==> flow/design.v <==
module URP_PCIE_CRC32_GEN
#(
    parameter   DATA_WIDTH              = 224,
    parameter   CRC_WIDTH               = 32
)
(
    input   wire    [DATA_WIDTH-1:0]    data_i,
    output  logic   [CRC_WIDTH-1:0]     checksum_o
);
    logic           [DATA_WIDTH-1:0]    dividend;
    logic           [CRC_WIDTH-1:0]     crc_temp;
    always_comb begin
        dividend                            = data_i;
        crc_temp                            = 32'h00000000;
        for (int unsigned i = 0; i < DATA_WIDTH; i = i + 1) begin
            if (crc_temp[CRC_WIDTH-1] != dividend[DATA_WIDTH-1]) begin
                crc_temp                        = (crc_temp << 1) ^ 32'h814141AB;
            end 
            else begin
                crc_temp                        = crc_temp << 1;
            end
            dividend                            = dividend << 1;
        end
    end
    assign  checksum_o                  = crc_temp;   
endmodule
module URP_PCIE_RX_DATA_LINK_LAYER (
    input   logic                   clk,
    input   logic                   rst_n,
    input   logic   [267:0]         tlp_data_i,  
    input   logic                   tlp_data_valid_i,  
    output  logic                   tlp_data_ready_o,  
    output  logic   [31:0]          dllp_o,  
    output  logic                   dllp_valid_o,  
    input   logic                   dllp_read_i,  
    output  logic   [223:0]         tlp_data_o,  
    output  logic                   tlp_data_valid_o,  
    input   logic                   tlp_data_ready_i  
);
    logic [31:0]                lcrc_computed;       
    logic [31:0]                lcrc_received;       
    logic                       lcrc_valid;          
    logic [11:0]                sequence_number;     
    logic [11:0]                sequence_expected;   
    logic                       nak_scheduled_flag; 
    logic                       ack_scheduled_flag;
    logic [31:0]                dllp_data_gen;       
    logic lcrc_valid_o;
    logic [267:0] tlp_data_with_crc;
    logic [235:0] tlp_data_no_crc;
    logic [223:0] tlp_data_reg;
    logic valid;
    URP_PCIE_CRC32_GEN #(
        .DATA_WIDTH(236),   
        .CRC_WIDTH(32)      
    ) lcrc_gen (
        .data_i(tlp_data_i[267:32]),  
        .checksum_o(lcrc_computed)                     
    );
    always_comb begin
        lcrc_valid = 1'b1;
        lcrc_received = tlp_data_i[31:0];   
        if (lcrc_computed == lcrc_received) begin
            lcrc_valid = 1'b1;  
        end else begin
            lcrc_valid = 1'b0;
        end
    end
    always_ff @(posedge clk or negedge rst_n) begin
        if (!rst_n) begin
            sequence_expected <= 12'b0;   
            ack_scheduled_flag <= 1'b0;  
            nak_scheduled_flag <= 1'b0;  
            tlp_data_reg <= 223'b0;
            valid <= 1'b0;
            sequence_number <= 12'b0;
        end else if ( tlp_data_valid_i == lcrc_valid ) begin
            sequence_number = tlp_data_i[267:256];  
            if (sequence_number > sequence_expected) begin
                nak_scheduled_flag <= 1'b1;   
                ack_scheduled_flag <= 1'b0;   
                valid <= 1'b0;
            end else if (sequence_number < sequence_expected) begin
                nak_scheduled_flag <= 1'b0;   
                ack_scheduled_flag <= 1'b1;   
                valid <= 1'b1;
            end else if(sequence_number == sequence_expected) begin  
                tlp_data_reg <= tlp_data_i[255:32];
                valid <= 1'b1;
                sequence_expected <= sequence_expected + 1;  
            end
        end
    end
    always_ff @(posedge clk or negedge rst_n) begin
        if (!rst_n) begin
            dllp_data_gen <= 32'd0;
            dllp_valid_o <= 1'b0;
        end else if (tlp_data_valid_i && lcrc_valid) begin
            if (ack_scheduled_flag) begin  
                dllp_data_gen <= {20'b0,sequence_expected-1};  
                dllp_valid_o <= 1'b1;  
            end else if (nak_scheduled_flag) begin  
                dllp_data_gen <= {3'b0, 1'b1, 16'b0, sequence_expected};  
                dllp_valid_o <= 1'b1;  
            end else begin  
                dllp_valid_o <= 1'b0;  
            end
        end
    end
    assign tlp_data_o = tlp_data_reg;   
    assign tlp_data_valid_o = tlp_data_valid_i && lcrc_valid && valid;  
    assign tlp_data_ready_o = tlp_data_ready_i;  
    assign dllp_o = dllp_data_gen;
endmodule
From RTL to reports: URP_PCIE_RX_DATA_LINK_LAYER
The steps from the RTL of URP_PCIE_RX_DATA_LINK_LAYER to its reports follow in flow order.
Line numbers count from 1 in the design file above.
Operators: Yosys type, input widths -> output width; for muxes data width and select width s.
{ "setup": {"design": "URP_PCIE_RX_DATA_LINK_LAYER", "clock": "clk", "lib": "sky130hd", "pvt_corner": "tt_025C_1v80"} }

Word-level counts
Source: Yosys, flattened and elaborated, memories not mapped. Widths are those after wreduce. Registers that Yosys merges into a memory's read port (data or address) are not register bits. Print and check cells do not count. Equal cells are merged and count once.
{ "word_totals": {"register_bits": 272, "in_bits": 273, "out_inout_bits": 259, "elab_cells": 743} }
{ "op_classes": {"addsub": 2, "compare": 2, "equal": 238, "mux": 248, "n_logic": 237, "reduce_and_logical": 9} }
{ "ops": {"columns": ["operator", "count"], "rows": [
  ["$mux 32", 238],
  ["$not 11->11", 235],
  ["$ne 1x1->1", 235],
  ["$eq 32x32->1", 1],
  ["$sub 12x1->13 const B", 1],
  ["$add 12x1->12 const B", 1],
  ["$gt 12x12->1", 1],
  ["$lt 12x12->1", 1],
  ["$eq 12x12->1", 1],
  ["$mux 1", 10],
  ["$reduce_and 2->1", 3],
  ["$reduce_bool 2->1", 2],
  ["$reduce_and 4->1", 1],
  ["$reduce_bool 3->1", 1],
  ["$logic_and 1x1->1", 2],
  ["$not 1->1", 2],
  ["$eq 1x1->1", 1]
]} }

Longest topological paths
Longest topological path by Yosys (ltp), each cell counted once; first at word level (registers and memories cut), then after technology mapping (sequential cells cut; the memories' decode and read muxes count).
{ "depth": {"depth_word": 475, "abc_area": 1, "depth_mapped": 303, "mapped_depth_nobuf": 302} }

Synthesis result
The flow's flattened synthesis, as Yosys stat reports it; memories are mapped. The netlist is that of the ABC_AREA named above (0 if unset); the other value can give another one.
The area totals of this step are shown rounded.
{ "synth_totals": {"stdcells": 4349, "area_mm2": 0.03634, "seq_area_mm2": 0.006356, "flip_flops": 254, "buf_cells": 77} }
{ "types": {"columns": ["cell", "count"], "rows": [
  ["sky130_fd_sc_hd__xor2_1", 1067],
  ["sky130_fd_sc_hd__dfrtp_1", 254],
  ["sky130_fd_sc_hd__nand2_1", 828],
  ["sky130_fd_sc_hd__xnor2_1", 262],
  ["sky130_fd_sc_hd__xor2_2", 135],
  ["sky130_fd_sc_hd__nand2_4", 184],
  ["sky130_fd_sc_hd__inv_1", 393],
  ["sky130_fd_sc_hd__nand2_2", 222],
  ["sky130_fd_sc_hd__nand3_2", 139],
  ["sky130_fd_sc_hd__nand3_1", 271],
  ["sky130_fd_sc_hd__xor2_4", 33],
  ["sky130_fd_sc_hd__o21ai_0", 125],
  ["sky130_fd_sc_hd__xnor2_2", 37],
  ["sky130_fd_sc_hd__nand3_4", 22],
  ["sky130_fd_sc_hd__nand2_8", 16],
  ["sky130_fd_sc_hd__xnor2_4", 11],
  ["sky130_fd_sc_hd__bufinv_8", 16],
  ["sky130_fd_sc_hd__inv_2", 69]
]} }
Other cell types: 36; their cells: 265.

Path before layout
Path of least setup slack by OpenSTA after synthesis, without wires, with an ideal clock, recovery checks aside; 20% of the period is set as input and as output delay. Where synthesis merged equal registers, the netlist keeps one of their names.
{ "synth_path": {"path_type": "input port to output port", "startpoint": "in tlp_data_i[264]", "endpoint": "out tlp_data_valid_o", "tclk_ps": 29000, "input_delay_ps": 5800, "out_delay_ps": 5800, "t_arrival_ps": 31856, "path_slack_ps": -8656, "path_delay_ps": 26056, "stages": 239, "path_buffers": 1, "synth_period_reached_ps": 37656} }
"path_delay_ps" is the arrival time less input delay plus setup time.
At an output port there is no setup time.
"stages" counts driving pins, that of a launching flip-flop among them; a cell with two outputs on the path counts twice.
"synth_period_reached_ps" = period - worst setup slack (recovery checks aside). The figure is calculated, with input and output delays left at 20% of the set period.
Between the ends stands the longest chain of elaborated cells between them, by number of cells; it is not shown to be the way that was timed. Of several equally long chains one is given.
A line is the first line of the expression or statement that the cell stems from. Yosys adds cells for indexed reads and writes and turns some case tables into memories.
{ "synth_via": {"path_cell_list": "sky130_fd_sc_hd__buf_6 > sky130_fd_sc_hd__xnor2_4 > sky130_fd_sc_hd__xor2_4 > sky130_fd_sc_hd__xor2_2 > sky130_fd_sc_hd__or2_2 > sky130_fd_sc_hd__nand2_8 > sky130_fd_sc_hd__nand3_1 > sky130_fd_sc_hd__nand2_4 > sky130_fd_sc_hd__nand2_4 > sky130_fd_sc_hd__nand3_2 > sky130_fd_sc_hd__nand3_2 > sky130_fd_sc_hd__nand2_4 > sky130_fd_sc_hd__nand2_2 > sky130_fd_sc_hd__nand2_2 > sky130_fd_sc_hd__xnor2_4 > sky130_fd_sc_hd__xor2_2 > sky130_fd_sc_hd__inv_1 > sky130_fd_sc_hd__nand3_1 > (+203 left out) > sky130_fd_sc_hd__nand3_1 > sky130_fd_sc_hd__nand3_4 > sky130_fd_sc_hd__nand2_4 > sky130_fd_sc_hd__nand2_4 > sky130_fd_sc_hd__nand2_4 > sky130_fd_sc_hd__nand2_8 > sky130_fd_sc_hd__nand2_8 > sky130_fd_sc_hd__nand2_2 > sky130_fd_sc_hd__nand3_1 > sky130_fd_sc_hd__nand2_1 > sky130_fd_sc_hd__nand2_1 > sky130_fd_sc_hd__nand2_1 > sky130_fd_sc_hd__inv_1 > sky130_fd_sc_hd__nand2_1 > sky130_fd_sc_hd__nor2_1 > sky130_fd_sc_hd__ha_1 > sky130_fd_sc_hd__nand2_1 > sky130_fd_sc_hd__inv_1", "elab_chain_cells": 470} }
{ "synth_rtl": {"columns": ["element", "line", "text"], "rows": [
  ["from (decl)", 30, "input   logic   [267:0]         tlp_data_i,"],
  ["$ne 1x1->1", 16, "if (crc_temp[CRC_WIDTH-1] != dividend[DATA_WIDTH-1]) begin"],
  ["$mux 32", 16, null],
  ["$not 11->11", null, null],
  ["$mux 32", 16, null],
  ["$ne 1x1->1", 16, null],
  ["$mux 32", 16, null],
  ["$not 11->11", null, null],
  ["(+455 left out)", null, null],
  ["$not 11->11", null, null],
  ["$mux 32", 16, null],
  ["$ne 1x1->1", 16, null],
  ["$mux 32", 16, null],
  ["$eq 32x32->1", 63, "if (lcrc_computed == lcrc_received) begin"],
  ["$mux 1", 63, null],
  ["$logic_and 1x1->1 x2", 111, "assign tlp_data_valid_o = tlp_data_valid_i && lcrc_valid && valid;"],
  ["to (decl)", 37, "output  logic                   tlp_data_valid_o,"]
]} }

Worst path after layout
Path of least setup slack in the final report of record 1 (OpenROAD, finished layout, wires in). Where an end is a register, its clock arrival counts in the times.
The path's times are printed in steps of 10 ps; the period is the one set.
{ "layout_path": {"path_type": "input port to output port", "startpoint": "in tlp_data_i[266]", "endpoint": "out tlp_data_valid_o", "tclk_ps": 29000, "input_delay_ps": 5800, "out_delay_ps": 5800, "t_arrival_ps": 32670, "path_slack_ps": -9470, "stages": 235, "path_buffers": 18} }
Between the ends stands the longest chain of elaborated cells between them, by number of cells; it is not shown to be the way that was timed. Of several equally long chains one is given.
{ "layout_via": {"path_cell_list": "sky130_fd_sc_hd__clkdlybuf4s50_1 > sky130_fd_sc_hd__buf_6 > sky130_fd_sc_hd__inv_2 > sky130_fd_sc_hd__nand2_4 > sky130_fd_sc_hd__nand2_4 > sky130_fd_sc_hd__nand2_4 > sky130_fd_sc_hd__nand3_2 > sky130_fd_sc_hd__nand3_2 > sky130_fd_sc_hd__nand2_4 > sky130_fd_sc_hd__nand2_4 > sky130_fd_sc_hd__nand2_4 > sky130_fd_sc_hd__nand2_4 > sky130_fd_sc_hd__nand2_4 > sky130_fd_sc_hd__nand2_4 > sky130_fd_sc_hd__nand2_4 > sky130_fd_sc_hd__nand2_4 > sky130_fd_sc_hd__nand2_4 > sky130_fd_sc_hd__nand2_4 > (+199 left out) > sky130_fd_sc_hd__nand2_4 > sky130_fd_sc_hd__nand3_4 > sky130_fd_sc_hd__nand2_4 > sky130_fd_sc_hd__nand2_4 > sky130_fd_sc_hd__nand3_4 > sky130_fd_sc_hd__nand2_8 > sky130_fd_sc_hd__nand2_4 > sky130_fd_sc_hd__nand2_2 > sky130_fd_sc_hd__nand2_1 > sky130_fd_sc_hd__nand3_1 > sky130_fd_sc_hd__nand2_1 > sky130_fd_sc_hd__inv_1 > sky130_fd_sc_hd__nand2_2 > sky130_fd_sc_hd__nor2_4 > sky130_fd_sc_hd__ha_4 > sky130_fd_sc_hd__nand2_1 > sky130_fd_sc_hd__inv_1 > sky130_fd_sc_hd__buf_6", "elab_chain_cells": 474} }
{ "layout_rtl": {"columns": ["element", "line", "text"], "rows": [
  ["from (decl)", 30, "input   logic   [267:0]         tlp_data_i,"],
  ["$ne 1x1->1", 16, "if (crc_temp[CRC_WIDTH-1] != dividend[DATA_WIDTH-1]) begin"],
  ["$mux 32", 16, null],
  ["$not 11->11", null, null],
  ["$mux 32", 16, null],
  ["$ne 1x1->1", 16, null],
  ["$mux 32", 16, null],
  ["$not 11->11", null, null],
  ["(+459 left out)", null, null],
  ["$not 11->11", null, null],
  ["$mux 32", 16, null],
  ["$ne 1x1->1", 16, null],
  ["$mux 32", 16, null],
  ["$eq 32x32->1", 63, "if (lcrc_computed == lcrc_received) begin"],
  ["$mux 1", 63, null],
  ["$logic_and 1x1->1 x2", 111, "assign tlp_data_valid_o = tlp_data_valid_i && lcrc_valid && valid;"],
  ["to (decl)", 37, "output  logic                   tlp_data_valid_o,"]
]} }

Data sheet: physical implementation of URP_PCIE_RX_DATA_LINK_LAYER

Measured results for URP_PCIE_RX_DATA_LINK_LAYER: 6 stored runs of the Yosys and OpenROAD flow on sky130hd. The settings differ; the order carries no meaning. The constraints put input and output delay at 20% of the set period each and load the outputs with 0.01 pF.
"period_reached_ps": clock period set for the run, less the worst setup slack. It is reckoned from that one timing run; input and output delays stay at 20% of the period that was set.
The results are shown rounded.
[
  {
    "run": "record 1",
    "settings": { "ABC_AREA": 1, "CAP_MARGIN": 20, "CELL_PAD_IN_SITES_DETAIL_PLACEMENT": 2, "CELL_PAD_IN_SITES_GLOBAL_PLACEMENT": 3, "CORE_MARGIN": 10, "CORE_UTILIZATION": 22, "CTS_CLUSTER_DIAMETER": 286, "CTS_CLUSTER_SIZE": 14, "GPL_ROUTABILITY_DRIVEN": 1, "GPL_TIMING_DRIVEN": 1, "MAX_ROUTING_LAYER": "met4", "MIN_ROUTING_LAYER": "met1", "PLACE_DENSITY_LB_ADDON": 0.01, "TNS_END_PERCENT": 75, "period_ns": 29.0, "SLEW_MARGIN": 20 },
    "results": { "worst_hold_slack_ps": 476, "worst_setup_slack_ps": -9472, "synthesis_area_mm2": 0.03634, "final_util_pct": 37.2, "design.die.area_mm2": 0.1818, "period_reached_ps": 38472 }
  },
  {
    "run": "record 2",
    "settings": { "period_ns": 22.1, "CAP_MARGIN": 20, "CORE_MARGIN": 2, "CORE_UTILIZATION": 40, "SLEW_MARGIN": 20 },
    "results": { "worst_hold_slack_ps": 471, "worst_setup_slack_ps": -2268, "synthesis_area_mm2": 0.0366, "final_util_pct": 60.2, "design.die.area_mm2": 0.09393, "period_reached_ps": 24368 }
  },
  {
    "run": "record 3",
    "settings": { "ABC_AREA": 1, "CAP_MARGIN": 30, "CELL_PAD_IN_SITES_DETAIL_PLACEMENT": 2, "CELL_PAD_IN_SITES_GLOBAL_PLACEMENT": 3, "CORE_MARGIN": 10, "CORE_UTILIZATION": 22, "CTS_CLUSTER_DIAMETER": 286, "CTS_CLUSTER_SIZE": 14, "GPL_ROUTABILITY_DRIVEN": 1, "GPL_TIMING_DRIVEN": 1, "MAX_ROUTING_LAYER": "met5", "MIN_ROUTING_LAYER": "met2", "PLACE_DENSITY_LB_ADDON": 0.01, "TNS_END_PERCENT": 75, "period_ns": 29.0, "SLEW_MARGIN": 20 },
    "results": { "worst_hold_slack_ps": 475, "worst_setup_slack_ps": -9770, "synthesis_area_mm2": 0.03634, "final_util_pct": 38.2, "design.die.area_mm2": 0.1818, "period_reached_ps": 38770 }
  },
  {
    "run": "record 4",
    "settings": { "CELL_PAD_IN_SITES_DETAIL_PLACEMENT": 2, "CTS_CLUSTER_SIZE": 47, "GPL_TIMING_DRIVEN": 0, "MAX_ROUTING_LAYER": "met4", "period_ns": 29.0, "CAP_MARGIN": 20, "CORE_MARGIN": 2, "CORE_UTILIZATION": 40, "SLEW_MARGIN": 20 },
    "results": { "worst_hold_slack_ps": 482, "worst_setup_slack_ps": -1013, "synthesis_area_mm2": 0.0366, "final_util_pct": 54.6, "design.die.area_mm2": 0.09393, "period_reached_ps": 30013 }
  },
  {
    "run": "record 5",
    "settings": { "ABC_AREA": 1, "CAP_MARGIN": 25, "CELL_PAD_IN_SITES_DETAIL_PLACEMENT": 2, "CELL_PAD_IN_SITES_GLOBAL_PLACEMENT": 3, "CORE_MARGIN": 10, "CORE_UTILIZATION": 22, "CTS_CLUSTER_SIZE": 14, "GPL_ROUTABILITY_DRIVEN": 0, "GPL_TIMING_DRIVEN": 1, "MAX_ROUTING_LAYER": "met4", "PLACE_DENSITY_LB_ADDON": 0.01, "period_ns": 29.0, "SLEW_MARGIN": 20 },
    "results": { "worst_hold_slack_ps": 476, "worst_setup_slack_ps": -9286, "synthesis_area_mm2": 0.03634, "final_util_pct": 39.7, "design.die.area_mm2": 0.1818, "period_reached_ps": 38286 }
  },
  {
    "run": "record 6",
    "settings": { "ABC_AREA": 1, "CORE_MARGIN": 5, "CORE_UTILIZATION": 53, "HOLD_SLACK_MARGIN": 0.05, "PLACE_DENSITY_LB_ADDON": 0.02, "SLEW_MARGIN": 15, "period_ns": 29.0, "CAP_MARGIN": 20 },
    "results": { "worst_hold_slack_ps": 474, "worst_setup_slack_ps": -10940, "synthesis_area_mm2": 0.03634, "final_util_pct": 90.5, "design.die.area_mm2": 0.0739, "period_reached_ps": 39935 }
  }
]
